==> flow/design.v <==
module ULA_LCD(clk, rst, rs, rw, en, dados, SOMA, SUBT, MULT, IGUAL, A, B, sinalA, sinalB);
	input [7:0] A;
	input [7:0] B;
	input sinalA;
	input sinalB;
	input SOMA;
	input SUBT;
	input MULT;
	input IGUAL;
	output en;
	output rw;
	output rs;
	output [7:0] dados;
	input clk;
	input rst;
	reg rs;
	reg rw;
	reg en;
	reg [7:0] dados;
	reg [21:0] c45;
	reg [21:0] c5;
	reg [21:0] c25;
	integer c1;
	reg flag45;
	reg flag5;
	reg flag2meio;
	reg [9:0] est2;
	reg flagbt1;
	reg flagbt2;
	reg flagbt3;
	reg flagbt4;
	reg flag_rst;
	reg [31:0] estado;
	reg subest;
	reg [5:0] charPos;
	reg [1:0] operacao;
	reg menos;
	reg [7:0] Alinha;
	reg [7:0] Blinha;
	reg menosA;
	reg menosB;
	reg menosR;
	parameter T45 = 2250, T5 = 250, T25 = 125;
	parameter clear = 1, opSOMA=1, opSUBT=2, opMULT=3, opIGUAL=4, skipLn=192, WAIT=10, WRITE=11, DEFAULT=6;
	reg [21:0] n45, n5, n25;
	reg nf45, nf5, nf25;
	always @(posedge clk) begin
		n45 = c45; n5 = c5; n25 = c25;
		nf45 = flag45; nf5 = flag5; nf25 = flag2meio;
    	if(flag_rst) begin
        	n45 = 0;
        	n25 = 0;
        	n5 = 0;
        	nf5 = 0;
        	nf45 = 0;
        	nf25 = 0;
    	end
    	if(n45 == T45) begin
            	n45 = 0;
            	nf45 = 1;
    	end
    	else if (n45 < T45) begin
        	n45 = n45+1;
    	end
    	if(n5 == T5) begin
        	n5 = 0;
        	nf5 = 1;
    	end
    	else if (n5 < T5) begin
        	n5 = n5 + 1;
    	end
    	if(n25 == T25) begin
			n25 = 0;
			nf25 = 1;
		end
		else if(n25 < T25) begin
			n25 = n25 + 1;
		end
		if(rst) begin
			c45 <= 0; c5 <= 0; c25 <= 0;
			flag45 <= 0; flag5 <= 0; flag2meio <= 0;
		end
		else begin
			c45 <= n45; c5 <= n5; c25 <= n25;
			flag45 <= nf45; flag5 <= nf5; flag2meio <= nf25;
		end
	end
	always @(posedge clk) begin
	if(rst) begin
		rs <= 0;
		rw <= 0;
		en <= 0;
		dados <= 0;
		c1 = 0;
		est2 <= 0;
		flagbt1 = 0;
		flagbt2 = 0;
		flagbt3 = 0;
		flagbt4 = 0;
		flag_rst <= 0;
		estado <= 0;
		subest = 0;
		charPos <= 0;
		operacao = 0;
		menos = 0;
		Alinha = 0;
		Blinha = 0;
		menosA <= 0;
		menosB <= 0;
	end
	else begin
    	case(estado)
			0: begin
				if(flag45) begin
					estado <= 1;
					subest <= 0;
				end
				else begin
					rs <= 0;
					rw <= 0;
					en <= 0;
				end
			end
        	1: begin
   			 if(subest == 0) begin
   				 en <= 0;
   				 subest <= 1;
   				 flag_rst <= 1;
   			 end
   			 else if(subest == 1) begin
   				 if(flag5) begin
   					 c1 = c1+1;
   					 rs <= 0;
   					 rw <= 0;
   					 en <= 1;
   					 dados <= 8'b00111000;
   					 flag_rst <= 1;
   					 subest = 0;
   					 estado <= 20;
   					 est2 <= 1;
   				 end
   				 else begin
   					 en <= 0;
   					 flag_rst <= 0;
   				 end
   				 if(c1 == 4) begin
   					 flag_rst <= 1;
   					 estado <= 20;
   					 subest <= 0;
   					 est2 <= 2;
   				 end
   			 end
        	end
        	20: begin
				en <= 1;
				if(subest == 0) begin
					subest <= 1;
					flag_rst <= 1;
				end
				else if(subest == 1) begin
					if(flag2meio) begin
						estado <= est2;
						subest <= 0;
					end
					else begin
						flag_rst <= 0;
					end
				end
			end
        	2: begin
   			 if(subest == 0) begin
   				 en <= 0;
   				 subest <= 1;
   				 flag_rst <= 1;
   			 end
   			 else if(subest == 1) begin  	
				if(flag5) begin
					 rs <= 0;
					 rw <= 0;
					 en <= 1;
					 dados <= 8'b00001100;
					 flag_rst <= 1;
					 subest <= 0;
					 estado <= 20;
					 est2 <= 3;	
				end
				else flag_rst <= 0; 
   			 end
        	end
        	3: begin
   			 if(subest == 0) begin
   				 en <= 0;
   				 subest <= 1;
   				 flag_rst <= 1;
   			 end
   			 if(subest == 1) begin
   				 if(flag5) begin
   					 dados <= 1;
   					 flag_rst <= 1;
   					 subest <= 0;
   					 estado <= 20;
   					 est2 <= 4;
   				 end
   				 else begin
   					 en <= 0;
   					 flag_rst <= 0;
   				 end
   			 end
        	end
        	4: begin
				 if(subest == 0) begin
					 en <= 0;
					 subest <= 1;
					 flag_rst <= 1;
				 end
				 if(subest == 1) begin
					 if(flag5) begin
						 rs <= 1'b0;
						 rw <= 1'b0;
						 en <= 1'b1;
						 dados <= 8'b0000110;
						 flag_rst <= 1;
						 subest <= 0;
						 estado <= 20;
						 est2 <= 5;
					 end
					 else begin
						 en <= 0;
						 flag_rst <= 0;
					 end
				 end
        	end
        	5: begin
				if(subest == 0) begin
					dados <= 0;
					 en <= 0;
					 subest <= 1;
					 flag_rst <= 1;
				 end
				 if(subest == 1) begin
					 if(flag5) begin
						 subest <= 0;
						 estado <= 6; 
					 end
					 else begin
						 en <= 0;
						 flag_rst <= 0;
					 end
				 end
			end
			6: begin
				en <= 0;
				if(!SOMA & !flagbt1) begin
					flagbt1 = 1;
				end
				else if(SOMA & flagbt1) begin
					subest <= 0;
					estado <= 9;
					charPos <= 20;
					flagbt1 <= 0;
					flag_rst <= 1;
					menosA <= 1;
					menosB <= 1;
					operacao = opSOMA;
				end
				if(!SUBT & !flagbt2) begin
					flagbt2 = 1;
				end
				else if(SUBT & flagbt2) begin
					subest <= 0;
					estado <= 17;
					charPos <= 20;
					flag_rst <= 1;
					flagbt2 <= 0;
					menosA <= 1;
					menosB <= 1;
					operacao = opSUBT;
				end
				if(!MULT & !flagbt3) begin
					flagbt3 = 1;
				end
				else if(MULT & flagbt3) begin
					subest <= 0;
					estado <= 25;
					flagbt3 = 0;
					flag_rst <= 1;
					operacao = opMULT;
					menosA <= 1;
					menosB <= 1;
					charPos <= 20;
				end
				if(!IGUAL & !flagbt4) begin
					flagbt4 = 1;
				end
				else if(IGUAL & flagbt4) begin
					charPos <= 0;
					subest <= 0;
					estado <= 15;
					flagbt4 = 0;
				end
			end
			9: begin
				if(subest == 0) begin
					subest <= 1;
					flag_rst <= 1;
				end
				else if(subest == 1) begin
					if(flag5) begin
						rs <= 0;
						rw <= 0;
						en <= 1;
						dados <= 1;
						subest <= 0;
						flag_rst <= 1;
						estado <= 20;
						est2 <= 10;
					end
					else begin
						flag_rst <= 0;
						en <= 0;
					end
				end
			end
        	10: begin
				en <= 0;
				if(subest == 0) begin
					subest <= 1;
					flag_rst <= 1;
				end
				else if(subest == 1) begin
					if(flag5) begin
						subest <= 0;
						flag_rst <= 1;
						estado <= 11;
					end
					else begin
						flag_rst <= 0;
					end
				end
   			end
   			11: begin
				if (charPos == 20) begin
					rs <= 0;
					rw <= 0;
					en <= 1;
					dados <= 1;
					charPos <= 0;
					estado <= 20;
					est2 <= 10;
					subest <= 0;
				end	
				else if(charPos == 0) begin
					if(sinalA & menosA) begin
						rs <= 1;
						rw <= 0;
						en <= 1;
						dados <= 45;
						estado <= 20;
						est2 <= 10;
						subest <= 0;
						menosA <= 0;
					end
					else begin 
						rs <= 1;
						rw <= 0;
						en <= 1;
						dados <= ((A/100) + 48);
						charPos <= 1;
						estado <= 20;
						est2 <= 10;
						subest <= 0;
					end
				end
				else if(charPos == 1) begin
					rs <= 1;
					rw <= 0;
					en <= 1;
					dados <= (((A/10)%10) + 48);
					charPos <= 2;
					estado <= 20;
					est2 <= 10;
					subest <= 0;
				end
				else if(charPos == 2) begin
					rs <= 1;
					rw <= 0;
					en <= 1;
					dados <= ((A%10) + 48);
					charPos <= 3;
					estado <= 20;
					est2 <= 10;
					subest <= 0;
				end
				else if(charPos == 3) begin
					rs <= 1;
					rw <= 0;
					en <= 1;
					dados <= 32;
					charPos <= 4;
					estado <= 20;
					est2 <= 10;
					subest <= 0;
				end
				else if(charPos == 4) begin
					rs <= 1;
					rw <= 0;
					en <= 1;
					dados <= 43;
					charPos <= 5;
					estado <= 20;
					est2 <= 10;
					subest <= 0;
				end
				else if(charPos == 5) begin
					rs <= 1;
					rw <= 0;
					en <= 1;
					dados <= 32;
					charPos <= 6;
					estado <= 20;
					est2 <= 10;
					subest <= 0;
				end
				else if(charPos == 6) begin
					if(sinalB & menosB) begin
						rs <= 1;
						rw <= 0;
						en <= 1;
						dados <= 45;
						estado <= 20;
						est2 <= 10;
						subest <= 0;
						menosB <= 0;
					end
					else begin
						rs <= 1;
						rw <= 0;
						en <= 1;
						dados <= ((B/100) + 48);
						charPos <= 7;
						estado <= 20;
						est2 <= 10;
						subest <= 0;
					end
				end
				else if(charPos == 7) begin
					rs <= 1;
					rw <= 0;
					en <= 1;
					dados <= ((B/10)%10 + 48);
					charPos <= 8;
					estado <= 20;
					est2 <= 10;
					subest <= 0;
				end
				else if(charPos == 8) begin
					rs <= 1;
					rw <= 0;
					en <= 1;
					dados <= ((B%10) + 48);
					charPos <= 9;
					estado <= 20;
					est2 <= 10;
					subest <= 0;
				end
				else if(charPos == 9) begin
					rs <= 1;
					rw <= 0;
					en <= 1;
					dados <= 32;
					charPos <= 10;
					estado <= 20;
					est2 <= 10;
					subest <= 0;
				end
				else if(charPos == 10) begin
					rs <= 1;
					rw <= 0;
					en <= 1;
					dados <= 32;
					charPos <= 11;
					estado <= 20;
					est2 <= 10;
					subest <= 0;
				end
				else if(charPos == 11) begin
					rs <= 1;
					rw <= 0;
					en <= 1;
					dados <= 32;
					charPos <= 12;
					estado <= 20;
					est2 <= 10;
					subest <= 0;
				end
				else if(charPos == 12) begin
					rs <= 1;
					rw <= 0;
					en <= 1;
					dados <= 32;
					charPos <= 13;
					estado <= 20;
					est2 <= 10;
					subest <= 0;
				end
				else if(charPos == 13) begin
					rs <= 1;
					rw <= 0;
					en <= 1;
					dados <= 32;
					charPos <= 14;
					estado <= 20;
					est2 <= 10;
					subest <= 0;
				end
				else if(charPos == 14) begin
					rs <= 1;
					rw <= 0;
					en <= 1;
					dados <= 32;
					charPos <= 15;
					estado <= 20;
					est2 <= 10;
					subest <= 0;
				end
				else if(charPos == 15) begin
					rs <= 1;
					rw <= 0;
					en <= 1;
					dados <= 32;
					charPos <= 17;
					estado <= 20;
					est2 <= 10;
					subest <= 0;
				end
				else if(charPos == 17) begin
					en <= 0;
					estado <= 20;
					est2 <= 10;
					charPos <= 18;
					subest <= 0;
				end
				else if(charPos == 18) begin
					estado <= 6;
					subest <= 0;
				end
			end
   			15: begin
				Alinha = A;
				Blinha = B;
				if(operacao == opSOMA) begin
					if(sinalA & !sinalB) begin
						operacao = opSUBT;
						if(A > B) begin
							menos = 1;
						end
						else begin
							menos = 0;
							Alinha = B;
							Blinha = A;
						end
					end
					else if(!sinalA & sinalB) begin
						operacao = opSUBT;
						if(B > A) begin
							menos = 1;
							Alinha = B;
							Blinha = A;
						end
						else menos = 0;
					end
					else if(sinalA & sinalB) begin
						if(A>0 & B>0) menos = 1;
						else menos = 0;
					end
					else menos = 0;
				end
				else if(operacao == opSUBT) begin
					if(sinalA & !sinalB) begin
						operacao = opSOMA;
						if(A>0 & B>0) menos = 1;
						else menos = 0;
					end
					else if(!sinalA & sinalB) begin
						operacao = opSOMA;
						menos = 0;
					end
					else if(sinalA & sinalB) begin
						if(A > B) begin
							menos = 1;
						end
						else begin
							menos = 0;
							Alinha = B;
							Blinha = A;
						end
					end
					else begin
						if(B > A) begin
							menos = 1;
							Alinha = B;
							Blinha = A;
						end
						else menos = 0;
					end
				end
				case(operacao) 
					opSOMA: begin
						if(subest == 0) begin
							en <= 0;
							subest <= 1;
							flag_rst <= 1;
						end
						else if(subest == 1) begin
							if(flag5) begin
								rs <= 0;
								rw <= 0;
								en <= 1;
								subest <= 0;
								estado <= 20;
								est2 <= 13;
								dados <= 8'b11000000;
							end
							else begin
								flag_rst <= 0;
								en <= 0;
							end
						end
					end
					opSUBT: begin
						if(subest == 0) begin
							en <= 0;
							subest <= 1;
							flag_rst <= 1;
						end
						else if(subest == 1) begin
							if(flag5) begin
								rs <= 0;
								rw <= 0;
								en <= 1;
								subest <= 0;
								estado <= 20;
								est2 <= 18;
								dados <= 8'b11000000;
							end
							else begin
								flag_rst <= 0;
								en <= 0;
							end
						end
					end
					opMULT: begin
						if(subest == 0) begin
							en <= 0;
							subest <= 1;
							flag_rst <= 1;
						end
						else if(subest == 1) begin
							if(flag5) begin
								rs <= 0;
								rw <= 0;
								en <= 1;
								subest <= 0;
								estado <= 20;
								est2 <= 21;
								dados <= 8'b11000000;
								if(sinalA & !sinalB || !sinalA & sinalB) begin
									if(A>0 & B>0) menos = 1;
									else menos = 0;
								end
								else begin
									menos = 0;
								end
							end
							else begin
								flag_rst <= 0;
								en <= 0;
							end
						end
					end
				endcase		
			end
			13: begin
				if(subest == 0) begin
					en <= 0;
					subest <= 1;
					flag_rst <= 1;
				end
				else if(subest == 1) begin
					if(flag5) begin
						subest <= 0;
						estado <= 14;
					end
					else begin
						flag_rst <= 0;
						en <= 0;
					end
				end
			end
			14: begin
				if(subest == 0) begin
					en <= 0;
					subest <= 1;
					flag_rst <= 1;
				end
				else if(subest == 1) begin
					if(flag5) begin
						if(charPos == 0) begin
							subest <= 0;
							estado <= 20;
							est2 <= 13;
							charPos <= 1;
						end
						else if(charPos == 1) begin
							if(menos) begin
								menos = 0;
								rs <= 1;
								rw <= 0;
								en <= 1;
								dados <= 45;
								estado <= 20;
								est2 <= 13;
								subest <= 0;
							end
							else begin
								rs <= 1;
								rw <= 0;
								en <= 1;
								dados <= ((A+B)/100 + 48);
								subest <= 0;
								charPos <= 2;
								estado <= 20;
								est2 <= 13;
							end
						end
						else if(charPos == 2) begin
							rs <= 1;
							rw <= 0;
							en <= 1;
							dados <= ((((A+B)/10)%10) + 48);
							subest <= 0;
							charPos <= 3;
							estado <= 20;
							est2 <= 13;
						end
						else if(charPos == 3) begin
							rs <= 1;
							rw <= 0;
							en <= 1;
							dados <= (((A+B)%10) + 48);
							subest <= 0;
							charPos <= 4;
							estado <= 20;
							est2 <= 13;
						end
						else if(charPos == 4) begin
							rs <= 1;
							rw <= 0;
							en <= 1;
							dados <= 32;
							subest <= 0;
							charPos <= 5;
							estado <= 20;
							est2 <= 13;
						end
						else if(charPos == 5) begin
							subest <= 0;
							estado <= 20;
							est2 <= 6;
						end
					end
					else begin
						flag_rst <= 0;
						en <= 0;
					end
				end
			end
			16: begin
				en <= 0;
				if(subest == 0) begin
					subest <= 1;
					flag_rst <= 1;
				end
				else if(subest == 1) begin
					if(flag5) begin
						subest <= 0;
						flag_rst <= 1;
						estado <= 17;
					end
					else begin
						flag_rst <= 0;
					end
				end
			end
			17: begin
				if (charPos == 20) begin
					rs <= 0;
					rw <= 0;
					en <= 1;
					dados <= 1;
					charPos <= 0;
					estado <= 20;
					est2 <= 16;
					subest <= 0;
				end	
				else if(charPos == 0) begin
					if(sinalA & menosA) begin
						rs <= 1;
						rw <= 0;
						en <= 1;
						dados <= 45;
						estado <= 20;
						est2 <= 16;
						subest <= 0;
						menosA <= 0;
					end
					else begin 
						rs <= 1;
						rw <= 0;
						en <= 1;
						dados <= ((A/100) + 48);
						charPos <= 1;
						estado <= 20;
						est2 <= 16;
						subest <= 0;
					end
				end
				else if(charPos == 1) begin
					rs <= 1;
					rw <= 0;
					en <= 1;
					dados <= (((A/10)%10) + 48);
					charPos <= 2;
					estado <= 20;
					est2 <= 16;
					subest <= 0;
				end
				else if(charPos == 2) begin
					rs <= 1;
					rw <= 0;
					en <= 1;
					dados <= ((A%10) + 48);
					charPos <= 3;
					estado <= 20;
					est2 <= 16;
					subest <= 0;
				end
				else if(charPos == 3) begin
					rs <= 1;
					rw <= 0;
					en <= 1;
					dados <= 32;
					charPos <= 4;
					estado <= 20;
					est2 <= 16;
					subest <= 0;
				end
				else if(charPos == 4) begin
					rs <= 1;
					rw <= 0;
					en <= 1;
					dados <= 45;
					charPos <= 5;
					estado <= 20;
					est2 <= 16;
					subest <= 0;
				end
				else if(charPos == 5) begin
					rs <= 1;
					rw <= 0;
					en <= 1;
					dados <= 32;
					charPos <= 6;
					estado <= 20;
					est2 <= 16;
					subest <= 0;
				end
				else if(charPos == 6) begin
					if(sinalB & menosB) begin
						rs <= 1;
						rw <= 0;
						en <= 1;
						dados <= 45;
						estado <= 20;
						est2 <= 16;
						subest <= 0;
						menosB <= 0;
					end
					else begin 
						rs <= 1;
						rw <= 0;
						en <= 1;
						dados <= ((B/100) + 48);
						charPos <= 7;
						estado <= 20;
						est2 <= 16;
						subest <= 0;
					end
				end
				else if(charPos == 7) begin
					rs <= 1;
					rw <= 0;
					en <= 1;
					dados <= ((B/10)%10 + 48);
					charPos <= 8;
					estado <= 20;
					est2 <= 16;
					subest <= 0;
				end
				else if(charPos == 8) begin
					rs <= 1;
					rw <= 0;
					en <= 1;
					dados <= ((B%10) + 48);
					charPos <= 9;
					estado <= 20;
					est2 <= 16;
					subest <= 0;
				end
				else if(charPos == 9) begin
					rs <= 1;
					rw <= 0;
					en <= 1;
					dados <= 32;
					charPos <= 10;
					estado <= 20;
					est2 <= 16;
					subest <= 0;
				end
				else if(charPos == 10) begin
					rs <= 1;
					rw <= 0;
					en <= 1;
					dados <= 32;
					charPos <= 11;
					estado <= 20;
					est2 <= 16;
					subest <= 0;
				end
				else if(charPos == 11) begin
					rs <= 1;
					rw <= 0;
					en <= 1;
					dados <= 32;
					charPos <= 12;
					estado <= 20;
					est2 <= 16;
					subest <= 0;
				end
				else if(charPos == 12) begin
					rs <= 1;
					rw <= 0;
					en <= 1;
					dados <= 32;
					charPos <= 13;
					estado <= 20;
					est2 <= 16;
					subest <= 0;
				end
				else if(charPos == 13) begin
					rs <= 1;
					rw <= 0;
					en <= 1;
					dados <= 32;
					charPos <= 14;
					estado <= 20;
					est2 <= 16;
					subest <= 0;
				end
				else if(charPos == 14) begin
					rs <= 1;
					rw <= 0;
					en <= 1;
					dados <= 32;
					charPos <= 15;
					estado <= 20;
					est2 <= 16;
					subest <= 0;
				end
				else if(charPos == 15) begin
					rs <= 1;
					rw <= 0;
					en <= 1;
					dados <= 32;
					charPos <= 16;
					estado <= 20;
					est2 <= 16;
					subest <= 0;
				end
				else if(charPos == 16) begin
					en <= 0;
					estado <= 20;
					est2 <= 16;
					charPos <= 17;
					subest <= 0;
				end
				else if(charPos == 17) begin
					estado <= 6;
					subest <= 0;
				end
			end
			18: begin
				if(subest == 0) begin
					en <= 0;
					subest <= 1;
					flag_rst <= 1;
				end
				else if(subest == 1) begin
					if(flag5) begin
						subest <= 0;
						estado <= 19;
					end
					else begin
						flag_rst <= 0;
						en <= 0;
					end
				end
			end
			19: begin
				if(subest == 0) begin
					en <= 0;
					subest <= 1;
					flag_rst <= 1;
				end
				else if(subest == 1) begin
					if(flag5) begin
						if(charPos == 0) begin
							subest <= 0;
							estado <= 20;
							est2 <= 18;
							charPos <= 1;
						end
						else if(charPos == 1) begin
							if(menos) begin
								menos = 0;
								rs <= 1;
								rw <= 0;
								en <= 1;
								dados <= 45;
								estado <= 20;
								est2 <= 18;
								subest <= 0;
							end
							else begin
								rs <= 1;
								rw <= 0;
								en <= 1;
								dados <= ((Alinha-Blinha)/100 + 48);
								subest <= 0;
								charPos <= 2;
								estado <= 20;
								est2 <= 18;
							end
						end
						else if(charPos == 2) begin
							rs <= 1;
							rw <= 0;
							en <= 1;
							dados <= ((((Alinha-Blinha)/10)%10) + 48);
							subest <= 0;
							charPos <= 3;
							estado <= 20;
							est2 <= 18;
						end
						else if(charPos == 3) begin
							rs <= 1;
							rw <= 0;
							en <= 1;
							dados <= (((Alinha-Blinha)%10) + 48);
							subest <= 0;
							charPos <= 4;
							estado <= 20;
							est2 <= 18;
						end
						else if(charPos == 4) begin
							rs <= 1;
							rw <= 0;
							en <= 1;
							dados <= 32;
							subest <= 0;
							charPos <= 5;
							estado <= 20;
							est2 <= 18;
						end
						else if(charPos == 5) begin
							subest <= 0;
							estado <= 20;
							est2 <= 6;
						end
					end
					else begin
						flag_rst <= 0;
						en <= 0;
					end
				end
			end
			21: begin
				if(subest == 0) begin
					en <= 0;
					subest <= 1;
					flag_rst <= 1;
				end
				else if(subest == 1) begin
					if(flag5) begin
						subest <= 0;
						estado <= 22;
					end
					else begin
						flag_rst <= 0;
						en <= 0;
					end
				end
			end
			22: begin
				if(subest == 0) begin
					en <= 0;
					subest <= 1;
					flag_rst <= 1;
				end
				else if(subest == 1) begin
					if(flag5) begin
						if(charPos == 0) begin
							subest <= 0;
							estado <= 20;
							est2 <= 21;
							charPos <= 1;
						end
						else if(charPos == 1) begin
							if(menos) begin
								menos = 0;
								rs <= 1;
								rw <= 0;
								en <= 1;
								dados <= 45;
								estado <= 20;
								est2 <= 21;
								subest <= 0;
							end
							else begin
								rs <= 1;
								rw <= 0;
								en <= 1;
								dados <= ((A*B)/10000 + 48);
								subest <= 0;
								charPos <= 2;
								estado <= 20;
								est2 <= 21;
							end
						end
						else if(charPos == 2) begin
							rs <= 1;
							rw <= 0;
							en <= 1;
							dados <= ((((A*B)/1000)%10) + 48);
							subest <= 0;
							charPos <= 3;
							estado <= 20;
							est2 <= 21;
						end
						else if(charPos == 3) begin
							rs <= 1;
							rw <= 0;
							en <= 1;
							dados <= (((A*B/100)%10) + 48);
							subest <= 0;
							charPos <= 4;
							estado <= 20;
							est2 <= 21;
						end
						else if(charPos == 4) begin
							rs <= 1;
							rw <= 0;
							en <= 1;
							dados <= (((A*B/10)%10) + 48);
							subest <= 0;
							charPos <= 5;
							estado <= 20;
							est2 <= 21;
						end
						else if(charPos == 5) begin
							rs <= 1;
							rw <= 0;
							en <= 1;
							dados <= ((A*B)%10) + 48;
							subest <= 0;
							charPos <= 6;
							estado <= 20;
							est2 <= 21;
						end
						else if(charPos == 6) begin
							rs <= 1;
							rw <= 0;
							en <= 1;
							dados <= 32;
							subest <= 0;
							charPos <= 7;
							estado <= 20;
							est2 <= 21;
						end
						else if(charPos == 7) begin
							subest <= 0;
							estado <= 20;
							est2 <= 6;
						end
					end
					else begin
						flag_rst <= 0;
						en <= 0;
					end
				end
			end
			24: begin
				en <= 0;
				if(subest == 0) begin
					subest <= 1;
					flag_rst <= 1;
				end
				else if(subest == 1) begin
					if(flag5) begin
						subest <= 0;
						flag_rst <= 1;
						estado <= 25;
					end
					else begin
						flag_rst <= 0;
					end
				end
			end
			25: begin
				if (charPos == 20) begin
					rs <= 0;
					rw <= 0;
					en <= 1;
					dados <= 1;
					charPos <= 0;
					estado <= 20;
					est2 <= 24;
					subest <= 0;
				end	
				else if(charPos == 0) begin
					if(sinalA & menosA) begin
						rs <= 1;
						rw <= 0;
						en <= 1;
						dados <= 45;
						estado <= 20;
						est2 <= 24;
						subest <= 0;
						menosA <= 0;
					end
					else begin 
						rs <= 1;
						rw <= 0;
						en <= 1;
						dados <= ((A/100) + 48);
						charPos <= 1;
						estado <= 20;
						est2 <= 24;
						subest <= 0;
					end
				end
				else if(charPos == 1) begin
					rs <= 1;
					rw <= 0;
					en <= 1;
					dados <= (((A/10)%10) + 48);
					charPos <= 2;
					estado <= 20;
					est2 <= 24;
					subest <= 0;
				end
				else if(charPos == 2) begin
					rs <= 1;
					rw <= 0;
					en <= 1;
					dados <= ((A%10) + 48);
					charPos <= 3;
					estado <= 20;
					est2 <=24;
					subest <= 0;
				end
				else if(charPos == 3) begin
					rs <= 1;
					rw <= 0;
					en <= 1;
					dados <= 32;
					charPos <= 4;
					estado <= 20;
					est2 <= 24;
					subest <= 0;
				end
				else if(charPos == 4) begin
					rs <= 1;
					rw <= 0;
					en <= 1;
					dados <= 42;
					charPos <= 5;
					estado <= 20;
					est2 <= 24;
					subest <= 0;
				end
				else if(charPos == 5) begin
					rs <= 1;
					rw <= 0;
					en <= 1;
					dados <= 32;
					charPos <= 6;
					estado <= 20;
					est2 <= 24;
					subest <= 0;
				end
				else if(charPos == 6) begin
					if(sinalB & menosB) begin
						rs <= 1;
						rw <= 0;
						en <= 1;
						dados <= 45;
						estado <= 20;
						est2 <= 24;
						subest <= 0;
						menosB <= 0;
					end
					else begin 
						rs <= 1;
						rw <= 0;
						en <= 1;
						dados <= ((B/100) + 48);
						charPos <= 7;
						estado <= 20;
						est2 <= 24;
						subest <= 0;
					end
				end
				else if(charPos == 7) begin
					rs <= 1;
					rw <= 0;
					en <= 1;
					dados <= ((B/10)%10 + 48);
					charPos <= 8;
					estado <= 20;
					est2 <= 24;
					subest <= 0;
				end
				else if(charPos == 8) begin
					rs <= 1;
					rw <= 0;
					en <= 1;
					dados <= ((B%10) + 48);
					charPos <= 9;
					estado <= 20;
					est2 <= 24;
					subest <= 0;
				end
				else if(charPos == 9) begin
					rs <= 1;
					rw <= 0;
					en <= 1;
					dados <= 32;
					charPos <= 10;
					estado <= 20;
					est2 <= 24;
					subest <= 0;
				end
				else if(charPos == 10) begin
					rs <= 1;
					rw <= 0;
					en <= 1;
					dados <= 32;
					charPos <= 11;
					estado <= 20;
					est2 <= 24;
					subest <= 0;
				end
				else if(charPos == 11) begin
					rs <= 1;
					rw <= 0;
					en <= 1;
					dados <= 32;
					charPos <= 12;
					estado <= 20;
					est2 <= 24;
					subest <= 0;
				end
				else if(charPos == 12) begin
					rs <= 1;
					rw <= 0;
					en <= 1;
					dados <= 32;
					charPos <= 13;
					estado <= 20;
					est2 <= 24;
					subest <= 0;
				end
				else if(charPos == 13) begin
					rs <= 1;
					rw <= 0;
					en <= 1;
					dados <= 32;
					charPos <= 14;
					estado <= 20;
					est2 <= 24;
					subest <= 0;
				end
				else if(charPos == 14) begin
					rs <= 1;
					rw <= 0;
					en <= 1;
					dados <= 32;
					charPos <= 15;
					estado <= 20;
					est2 <= 24;
					subest <= 0;
				end
				else if(charPos == 15) begin
					rs <= 1;
					rw <= 0;
					en <= 1;
					dados <= 32;
					charPos <= 16;
					estado <= 20;
					est2 <= 24;
					subest <= 0;
				end
				else if(charPos == 16) begin
					en <= 0;
					estado <= 20;
					est2 <= 24;
					charPos <= 17;
					subest <= 0;
				end
				else if(charPos == 17) begin
					estado <= 6;
					subest <= 0;
				end
			end
    	endcase
	end
	end
endmodule
Reports on ULA_LCD
Tool output for the design above, in the order of the flow.
Lines are those of the file above, counted from 1.
Operators carry their Yosys type and port widths (W data, S select, Z words).
{"block": "design", "top": "ULA_LCD", "clk_port": "clk", "lib": "sky130hd", "pvt_corner": "tt_025C_1v80"}

Elaborated design
Counts by Yosys on the flattened word-level netlist (proc, flatten, opt, wreduce; memories kept). Register bits leave out memories and registers merged into their read ports (data or address). Print and check cells are left out.
{"block": "bits", "regBits": 187, "out_inout_bits": 11, "elab_cells": 935}
{"block": "classes", "mux": 636, "add_sub_neg": 23, "logic": 14, "reduce_and_logical": 65, "n_eq": 139, "div": 24, "n_cmp": 7, "mul": 1}
{"block": "ops", "operator": "$mux W32", "count": 90}
{"block": "ops", "operator": "$mod A32 B4 Y32 const B", "count": 10}
{"block": "ops", "operator": "$mux W10", "count": 96}
{"block": "ops", "operator": "$mux W8", "count": 86}
{"block": "ops", "operator": "$div A32 B7 Y32 const B", "count": 3}
{"block": "ops", "operator": "$pmux W32 S17", "count": 1}
{"block": "ops", "operator": "$div A32 B14 Y32 const B", "count": 1}
{"block": "ops", "operator": "$div A8 B7 Y32 const B", "count": 2}
{"block": "ops", "operator": "$div A32 B4 Y32 const B", "count": 3}
{"block": "ops", "operator": "$mux W6", "count": 63}
{"block": "ops", "operator": "$div A32 B10 Y32 const B", "count": 1}
{"block": "ops", "operator": "$eq A32 B5 Y1 const B", "count": 9}
{"block": "ops", "operator": "$mux W1", "count": 267}
{"block": "ops", "operator": "$div A8 B4 Y32 const B", "count": 2}
{"block": "ops", "operator": "$mod A8 B4 Y32 const B", "count": 2}
{"block": "ops", "operator": "$eq A32 B4 Y1 const B", "count": 7}
{"block": "ops", "operator": "$add A8 B6 Y8 const B", "count": 17}
{"block": "ops", "operator": "$mux W22", "count": 6}
{"block": "ops", "operator": "$mul A8 B8 Y16", "count": 1}
{"block": "ops", "operator": "$pmux W10 S12", "count": 1}
{"block": "ops", "operator": "$ne A2 B2 Y1 const B", "count": 48}
{"block": "ops", "operator": "$eq A32 B3 Y1 const B", "count": 3}
{"block": "ops", "operator": "$pmux W8 S12", "count": 1}
{"block": "ops", "operator": "$add A22 B1 Y22 const B", "count": 3}
{"block": "ops", "operator": "$eq A32 B2 Y1 const B", "count": 2}
{"block": "ops", "operator": "$ne A19 B19 Y1 const B", "count": 3}
{"block": "ops", "operator": "$reduce_and A28 Y1", "count": 2}
{"block": "ops", "operator": "$eq A6 B4 Y1 const B", "count": 8}
Other operator kinds: 69; their cells: 171.

Longest topological paths
Yosys ltp: most cells in a row. Word level: on the elaborated netlist, between registers, memories and ports. Mapped: between sequential cells and ports; inverters and the memories' decode and read muxes count.
{"block": "depth", "ltp_word": 21, "abc_area": 0, "mapped_depth": 497}

After synthesis
Yosys stat after the flow's synthesis: flattened, memories mapped to cells. It holds for the ABC_AREA given above (unset counts as 0); a run with the other value may have another netlist.
Totals and module areas in this step are rounded.
{"block": "mapped", "area_um2": 60200, "sequential_area_um2": 4060, "ffs": 203, "stdcells": 8662}
{"block": "by_type", "cell_type": "sky130_fd_sc_hd__ha_1", "count": 514, "type_area_um2": 6.43E+03}
{"block": "by_type", "cell_type": "sky130_fd_sc_hd__dfxtp_1", "count": 203, "type_area_um2": 4.06E+03}
{"block": "by_type", "cell_type": "sky130_fd_sc_hd__nor2_1", "count": 876, "type_area_um2": 3.29E+03}
{"block": "by_type", "cell_type": "sky130_fd_sc_hd__nand2_1", "count": 828, "type_area_um2": 3.11E+03}
{"block": "by_type", "cell_type": "sky130_fd_sc_hd__a21oi_1", "count": 557, "type_area_um2": 2.79E+03}
{"block": "by_type", "cell_type": "sky130_fd_sc_hd__xnor2_1", "count": 296, "type_area_um2": 2.59E+03}
{"block": "by_type", "cell_type": "sky130_fd_sc_hd__o21ai_0", "count": 476, "type_area_um2": 2.38E+03}
{"block": "by_type", "cell_type": "sky130_fd_sc_hd__nor3_1", "count": 443, "type_area_um2": 2.22E+03}
{"block": "by_type", "cell_type": "sky130_fd_sc_hd__o21a_1", "count": 282, "type_area_um2": 2117.03}
{"block": "by_type", "cell_type": "sky130_fd_sc_hd__o31ai_1", "count": 215, "type_area_um2": 1.61E+03}
{"block": "by_type", "cell_type": "sky130_fd_sc_hd__mux2i_1", "count": 149, "type_area_um2": 1491.43}
{"block": "by_type", "cell_type": "sky130_fd_sc_hd__xor2_1", "count": 142, "type_area_um2": 1.24E+03}
{"block": "by_type", "cell_type": "sky130_fd_sc_hd__nand3_1", "count": 242, "type_area_um2": 1.21E+03}
{"block": "by_type", "cell_type": "sky130_fd_sc_hd__mux2_2", "count": 104, "type_area_um2": 1.17E+03}
{"block": "by_type", "cell_type": "sky130_fd_sc_hd__and2_1", "count": 174, "type_area_um2": 1.09E+03}
{"block": "by_type", "cell_type": "sky130_fd_sc_hd__inv_1", "count": 275, "type_area_um2": 1032.24}
{"block": "by_type", "cell_type": "sky130_fd_sc_hd__a211oi_1", "count": 130, "type_area_um2": 975.936}
{"block": "by_type", "cell_type": "sky130_fd_sc_hd__a21o_1", "count": 120, "type_area_um2": 900.864}
Not listed: further types 159, cells in them 2636.

Worst setup path after synthesis
Path of least setup slack by OpenSTA after synthesis, without wires, with an ideal clock, recovery checks aside; 20% of the period is set as input and as output delay. Where synthesis merged equal registers, the netlist keeps one of their names.
{"block": "synth_timing", "path_kind": "input port to flip-flop", "from": "input port B[6]", "to": "register dados[6]", "path_slack_ns": 11.034, "input_delay_ns": 24.000, "period_ns": 120.0, "setup_ns": 0.065, "arrival_ns": 108.901, "path_delay_ns": 84.966, "n_path_buf": 38, "path_stages": 440, "period_less_setup_slack_ns": 108.966}
"path_delay_ns" is the arrival time less input delay plus setup time.
"path_stages" counts driving pins, that of a launching flip-flop among them; a cell with two outputs on the path counts twice.
"period_less_setup_slack_ns" = period - worst setup slack (recovery checks aside). The figure is calculated, with input and output delays left at 20% of the set period.
Between the ends stands the longest chain of elaborated cells between them, by number of cells; it is not shown to be the way that was timed. Of several equally long chains one is given.
A line is the first line of the expression or statement that the cell stems from. Yosys adds cells for indexed reads and writes and turns some case tables into memories.
At most two assigning lines are given for a register; there are more.
{"block": "synth_between", "path_cell_list": "sky130_fd_sc_hd__clkbuf_1 sky130_fd_sc_hd__clkbuf_1 sky130_fd_sc_hd__and2_1 sky130_fd_sc_hd__fa_1 sky130_fd_sc_hd__fa_1 sky130_fd_sc_hd__fa_1 sky130_fd_sc_hd__inv_1 sky130_fd_sc_hd__fa_1 sky130_fd_sc_hd__inv_1 sky130_fd_sc_hd__ha_1 sky130_fd_sc_hd__inv_1 sky130_fd_sc_hd__o21ai_0 sky130_fd_sc_hd__a21oi_1 sky130_fd_sc_hd__o21bai_1 sky130_fd_sc_hd__a21oi_1 sky130_fd_sc_hd__o21bai_1 sky130_fd_sc_hd__a21oi_1 sky130_fd_sc_hd__xnor2_1 [... 404 more ...] sky130_fd_sc_hd__buf_6 sky130_fd_sc_hd__a2111o_1 sky130_fd_sc_hd__a311oi_4 sky130_fd_sc_hd__o211ai_1 sky130_fd_sc_hd__a21oi_1 sky130_fd_sc_hd__nand2_1 sky130_fd_sc_hd__o21ai_1 sky130_fd_sc_hd__inv_1 sky130_fd_sc_hd__ha_1 sky130_fd_sc_hd__o21ai_0 sky130_fd_sc_hd__nand2_1 sky130_fd_sc_hd__ha_1 sky130_fd_sc_hd__a311o_1 sky130_fd_sc_hd__a221oi_1 sky130_fd_sc_hd__o21ai_0 sky130_fd_sc_hd__a21oi_1 sky130_fd_sc_hd__a21oi_1 sky130_fd_sc_hd__nor2_1", "elab_chain_cells": 13, "cells_between": 69, "cone_classes": "add/sub (12); mul (1); div (16); mux (40)"}
{"block": "synth_lines", "item": "start: declaration", "line": 3, "source": "input [7:0] B;"}
{"block": "synth_lines", "item": "$div A8 B4 Y32", "line": 1338, "source": "dados <= ((B/10)%10 + 48);"}
{"block": "synth_lines", "item": "$mod A32 B4 Y32", "line": 1338}
{"block": "synth_lines", "item": "$add A8 B6 Y8", "line": 1338}
{"block": "synth_lines", "item": "$mux W8", "line": 1334, "source": "else if(charPos == 7) begin"}
{"block": "synth_lines", "item": "$mux W8", "line": 1312, "source": "else if(charPos == 6) begin"}
{"block": "synth_lines", "item": "$mux W8", "line": 1302, "source": "else if(charPos == 5) begin"}
{"block": "synth_lines", "item": "$mux W8", "line": 1292, "source": "else if(charPos == 4) begin"}
{"block": "synth_lines", "item": "$mux W8", "line": 1282, "source": "else if(charPos == 3) begin"}
{"block": "synth_lines", "item": "$mux W8", "line": 1272, "source": "else if(charPos == 2) begin"}
{"block": "synth_lines", "item": "$mux W8", "line": 1262, "source": "else if(charPos == 1) begin"}
{"block": "synth_lines", "item": "$mux W8", "line": 1240, "source": "else if(charPos == 0) begin"}
{"block": "synth_lines", "item": "$mux W8", "line": 1230, "source": "if (charPos == 20) begin"}
{"block": "synth_lines", "item": "$pmux W8 S12", "line": 112, "source": "case(estado)"}
{"block": "synth_lines", "item": "end: assignment", "line": 367, "source": "dados <= ((A/100) + 48);"}
{"block": "synth_lines", "item": "end: assignment", "line": 378, "source": "dados <= (((A/10)%10) + 48);"}
{"block": "synth_lines", "item": "end: declaration", "line": 13, "source": "output [7:0] dados;"}

Timing after layout
From the final timing report of run 2: the path of least setup slack in the routed layout; clock arrival at registers is part of the times.
{"block": "layout_timing", "path_kind": "input port to flip-flop", "from": "input port B[6]", "to": "register dados[5]", "path_slack_ns": 7.99, "n_path_buf": 15, "period_ns": 120.0, "path_stages": 421, "input_delay_ns": 24.00, "setup_ns": 0.14, "arrival_ns": 112.43}
Between the ends stands the longest chain of elaborated cells between them, by number of cells; it is not shown to be the way that was timed. Of several equally long chains one is given.
At most two assigning lines are given for a register; there are more.
{"block": "layout_between", "path_cell_list": "sky130_fd_sc_hd__clkdlybuf4s50_1 sky130_fd_sc_hd__and2_1 sky130_fd_sc_hd__fa_1 sky130_fd_sc_hd__fa_1 sky130_fd_sc_hd__fa_1 sky130_fd_sc_hd__inv_1 sky130_fd_sc_hd__fa_1 sky130_fd_sc_hd__inv_1 sky130_fd_sc_hd__ha_1 sky130_fd_sc_hd__inv_1 sky130_fd_sc_hd__o21ai_0 sky130_fd_sc_hd__a21oi_1 sky130_fd_sc_hd__o21bai_1 sky130_fd_sc_hd__a21oi_1 sky130_fd_sc_hd__o21bai_1 sky130_fd_sc_hd__a21oi_1 sky130_fd_sc_hd__xnor2_1 sky130_fd_sc_hd__nor2_1 [... 385 more ...] sky130_fd_sc_hd__a2111o_1 sky130_fd_sc_hd__o21a_1 sky130_fd_sc_hd__a2111o_1 sky130_fd_sc_hd__a311oi_4 sky130_fd_sc_hd__o211ai_1 sky130_fd_sc_hd__a21oi_1 sky130_fd_sc_hd__nand2_1 sky130_fd_sc_hd__o21ai_1 sky130_fd_sc_hd__inv_1 sky130_fd_sc_hd__ha_1 sky130_fd_sc_hd__o21ai_0 sky130_fd_sc_hd__nand2_1 sky130_fd_sc_hd__ha_1 sky130_fd_sc_hd__o22ai_1 sky130_fd_sc_hd__nor4_1 sky130_fd_sc_hd__a311oi_1 sky130_fd_sc_hd__a211oi_1 sky130_fd_sc_hd__a211oi_1", "elab_chain_cells": 13, "cells_between": 69, "cone_classes": "add/sub (12); mul (1); div (16); mux (40)"}
{"block": "layout_lines", "item": "start: declaration", "line": 3, "source": "input [7:0] B;"}
{"block": "layout_lines", "item": "$div A8 B4 Y32", "line": 1338, "source": "dados <= ((B/10)%10 + 48);"}
{"block": "layout_lines", "item": "$mod A32 B4 Y32", "line": 1338}
{"block": "layout_lines", "item": "$add A8 B6 Y8", "line": 1338}
{"block": "layout_lines", "item": "$mux W8", "line": 1334, "source": "else if(charPos == 7) begin"}
{"block": "layout_lines", "item": "$mux W8", "line": 1312, "source": "else if(charPos == 6) begin"}
{"block": "layout_lines", "item": "$mux W8", "line": 1302, "source": "else if(charPos == 5) begin"}
{"block": "layout_lines", "item": "$mux W8", "line": 1292, "source": "else if(charPos == 4) begin"}
{"block": "layout_lines", "item": "$mux W8", "line": 1282, "source": "else if(charPos == 3) begin"}
{"block": "layout_lines", "item": "$mux W8", "line": 1272, "source": "else if(charPos == 2) begin"}
{"block": "layout_lines", "item": "$mux W8", "line": 1262, "source": "else if(charPos == 1) begin"}
{"block": "layout_lines", "item": "$mux W8", "line": 1240, "source": "else if(charPos == 0) begin"}
{"block": "layout_lines", "item": "$mux W8", "line": 1230, "source": "if (charPos == 20) begin"}
{"block": "layout_lines", "item": "$pmux W8 S12", "line": 112, "source": "case(estado)"}
{"block": "layout_lines", "item": "end: assignment", "line": 367, "source": "dados <= ((A/100) + 48);"}
{"block": "layout_lines", "item": "end: assignment", "line": 378, "source": "dados <= (((A/10)%10) + 48);"}
{"block": "layout_lines", "item": "end: declaration", "line": 13, "source": "output [7:0] dados;"}

## Implementation results

Design ULA_LCD on sky130hd. What follows are 3 stored runs of the flow, each under its own settings; their order means nothing. The constraints put input and output delay at 20% of the set period each and load the outputs with 0.01 pF.
"achieved_period_ns": clock period set for the run, less the worst setup slack. It is reckoned from that one timing run; input and output delays stay at 20% of the period that was set.
Measured values are rounded.

Run 1
==> flow/run.sh <==
#!/bin/bash
# the make line also repeats the synthesis and layout settings of config.mk as NAME=value (left out here)
make -C /OpenROAD-flow-scripts/flow DESIGN_CONFIG=/design/flow/config.mk WORK_HOME=/design/flow/orfs CLKGATE_MAP_FILE= finish
==> flow/config.mk <==
export PLATFORM = sky130hd
export DESIGN_NAME = ULA_LCD
export DESIGN_NICKNAME = ULA_LCD
export VERILOG_FILES = /design/flow/design.v
export SDC_FILE = /design/flow/constraint.sdc
export NUM_CORES = 4
export LEC_CHECK = 0
export ABC_AREA = 1
export CAP_MARGIN = 40
export CELL_PAD_IN_SITES_DETAIL_PLACEMENT = 0
export CELL_PAD_IN_SITES_GLOBAL_PLACEMENT = 1
export CORE_MARGIN = 2
export CORE_UTILIZATION = 71
export CTS_CLUSTER_DIAMETER = 306
export CTS_CLUSTER_SIZE = 77
export GPL_ROUTABILITY_DRIVEN = 1
export GPL_TIMING_DRIVEN = 0
export MAX_ROUTING_LAYER = met5
export PLACE_DENSITY = 0.36
export SLEW_MARGIN = 20
==> flow/constraint.sdc <==
create_clock -name core_clock -period 81.5 [get_ports {clk}]
set_input_delay 16.3000 -clock core_clock [delete_from_list [all_inputs] [get_ports {clk}]]
set_output_delay 16.3000 -clock core_clock [all_outputs]
set_load 0.01 [all_outputs]

==> results of run 1, as JSON <==
{
  "outcome": "stopped before the end: placement reported GPL-0301"
}

Run 2
==> flow/run.sh <==
#!/bin/bash
# the make line also repeats the synthesis and layout settings of config.mk as NAME=value (left out here)
make -C /OpenROAD-flow-scripts/flow DESIGN_CONFIG=/design/flow/config.mk WORK_HOME=/design/flow/orfs CLKGATE_MAP_FILE= finish
==> flow/config.mk <==
export PLATFORM = sky130hd
export DESIGN_NAME = ULA_LCD
export DESIGN_NICKNAME = ULA_LCD
export VERILOG_FILES = /design/flow/design.v
export SDC_FILE = /design/flow/constraint.sdc
export NUM_CORES = 4
export LEC_CHECK = 0
export CAP_MARGIN = 20
export CORE_MARGIN = 2
export CORE_UTILIZATION = 40
export SLEW_MARGIN = 20
==> flow/constraint.sdc <==
create_clock -name core_clock -period 120.0 [get_ports {clk}]
set_input_delay 24.0000 -clock core_clock [delete_from_list [all_inputs] [get_ports {clk}]]
set_output_delay 24.0000 -clock core_clock [all_outputs]
set_load 0.01 [all_outputs]

==> results of run 2, as JSON <==
{
  "achieved_period_ns": 112.014,
  "setup_ws_ns": 7.99,
  "die_footprint_um2": 154000,
  "tns_ns": 0.000,
  "finish.stdcell_area_um2": 63600,
  "timing.hold.ws_ns": 0.457,
  "ys_area_um2": 60200
}

Run 3
==> flow/run.sh <==
#!/bin/bash
# the make line also repeats the synthesis and layout settings of config.mk as NAME=value (left out here)
make -C /OpenROAD-flow-scripts/flow DESIGN_CONFIG=/design/flow/config.mk WORK_HOME=/design/flow/orfs CLKGATE_MAP_FILE= finish
==> flow/config.mk <==
export PLATFORM = sky130hd
export DESIGN_NAME = ULA_LCD
export DESIGN_NICKNAME = ULA_LCD
export VERILOG_FILES = /design/flow/design.v
export SDC_FILE = /design/flow/constraint.sdc
export NUM_CORES = 4
export LEC_CHECK = 0
export CAP_MARGIN = 20
export CELL_PAD_IN_SITES_DETAIL_PLACEMENT = 2
export CELL_PAD_IN_SITES_GLOBAL_PLACEMENT = 2
export CORE_MARGIN = 2
export CORE_UTILIZATION = 33
export CTS_CLUSTER_SIZE = 16
export HOLD_SLACK_MARGIN = 0.03
export MIN_ROUTING_LAYER = met1
export SETUP_SLACK_MARGIN = 5.0
export SLEW_MARGIN = 30
==> flow/constraint.sdc <==
create_clock -name core_clock -period 120.0 [get_ports {clk}]
set_input_delay 24.0000 -clock core_clock [delete_from_list [all_inputs] [get_ports {clk}]]
set_output_delay 24.0000 -clock core_clock [all_outputs]
set_load 0.01 [all_outputs]

==> results of run 3, as JSON <==
{
  "achieved_period_ns": 108.363,
  "setup_ws_ns": 11.6,
  "die_footprint_um2": 186000,
  "tns_ns": 0.000,
  "finish.stdcell_area_um2": 65200,
  "timing.hold.ws_ns": 0.460,
  "ys_area_um2": 60200
}
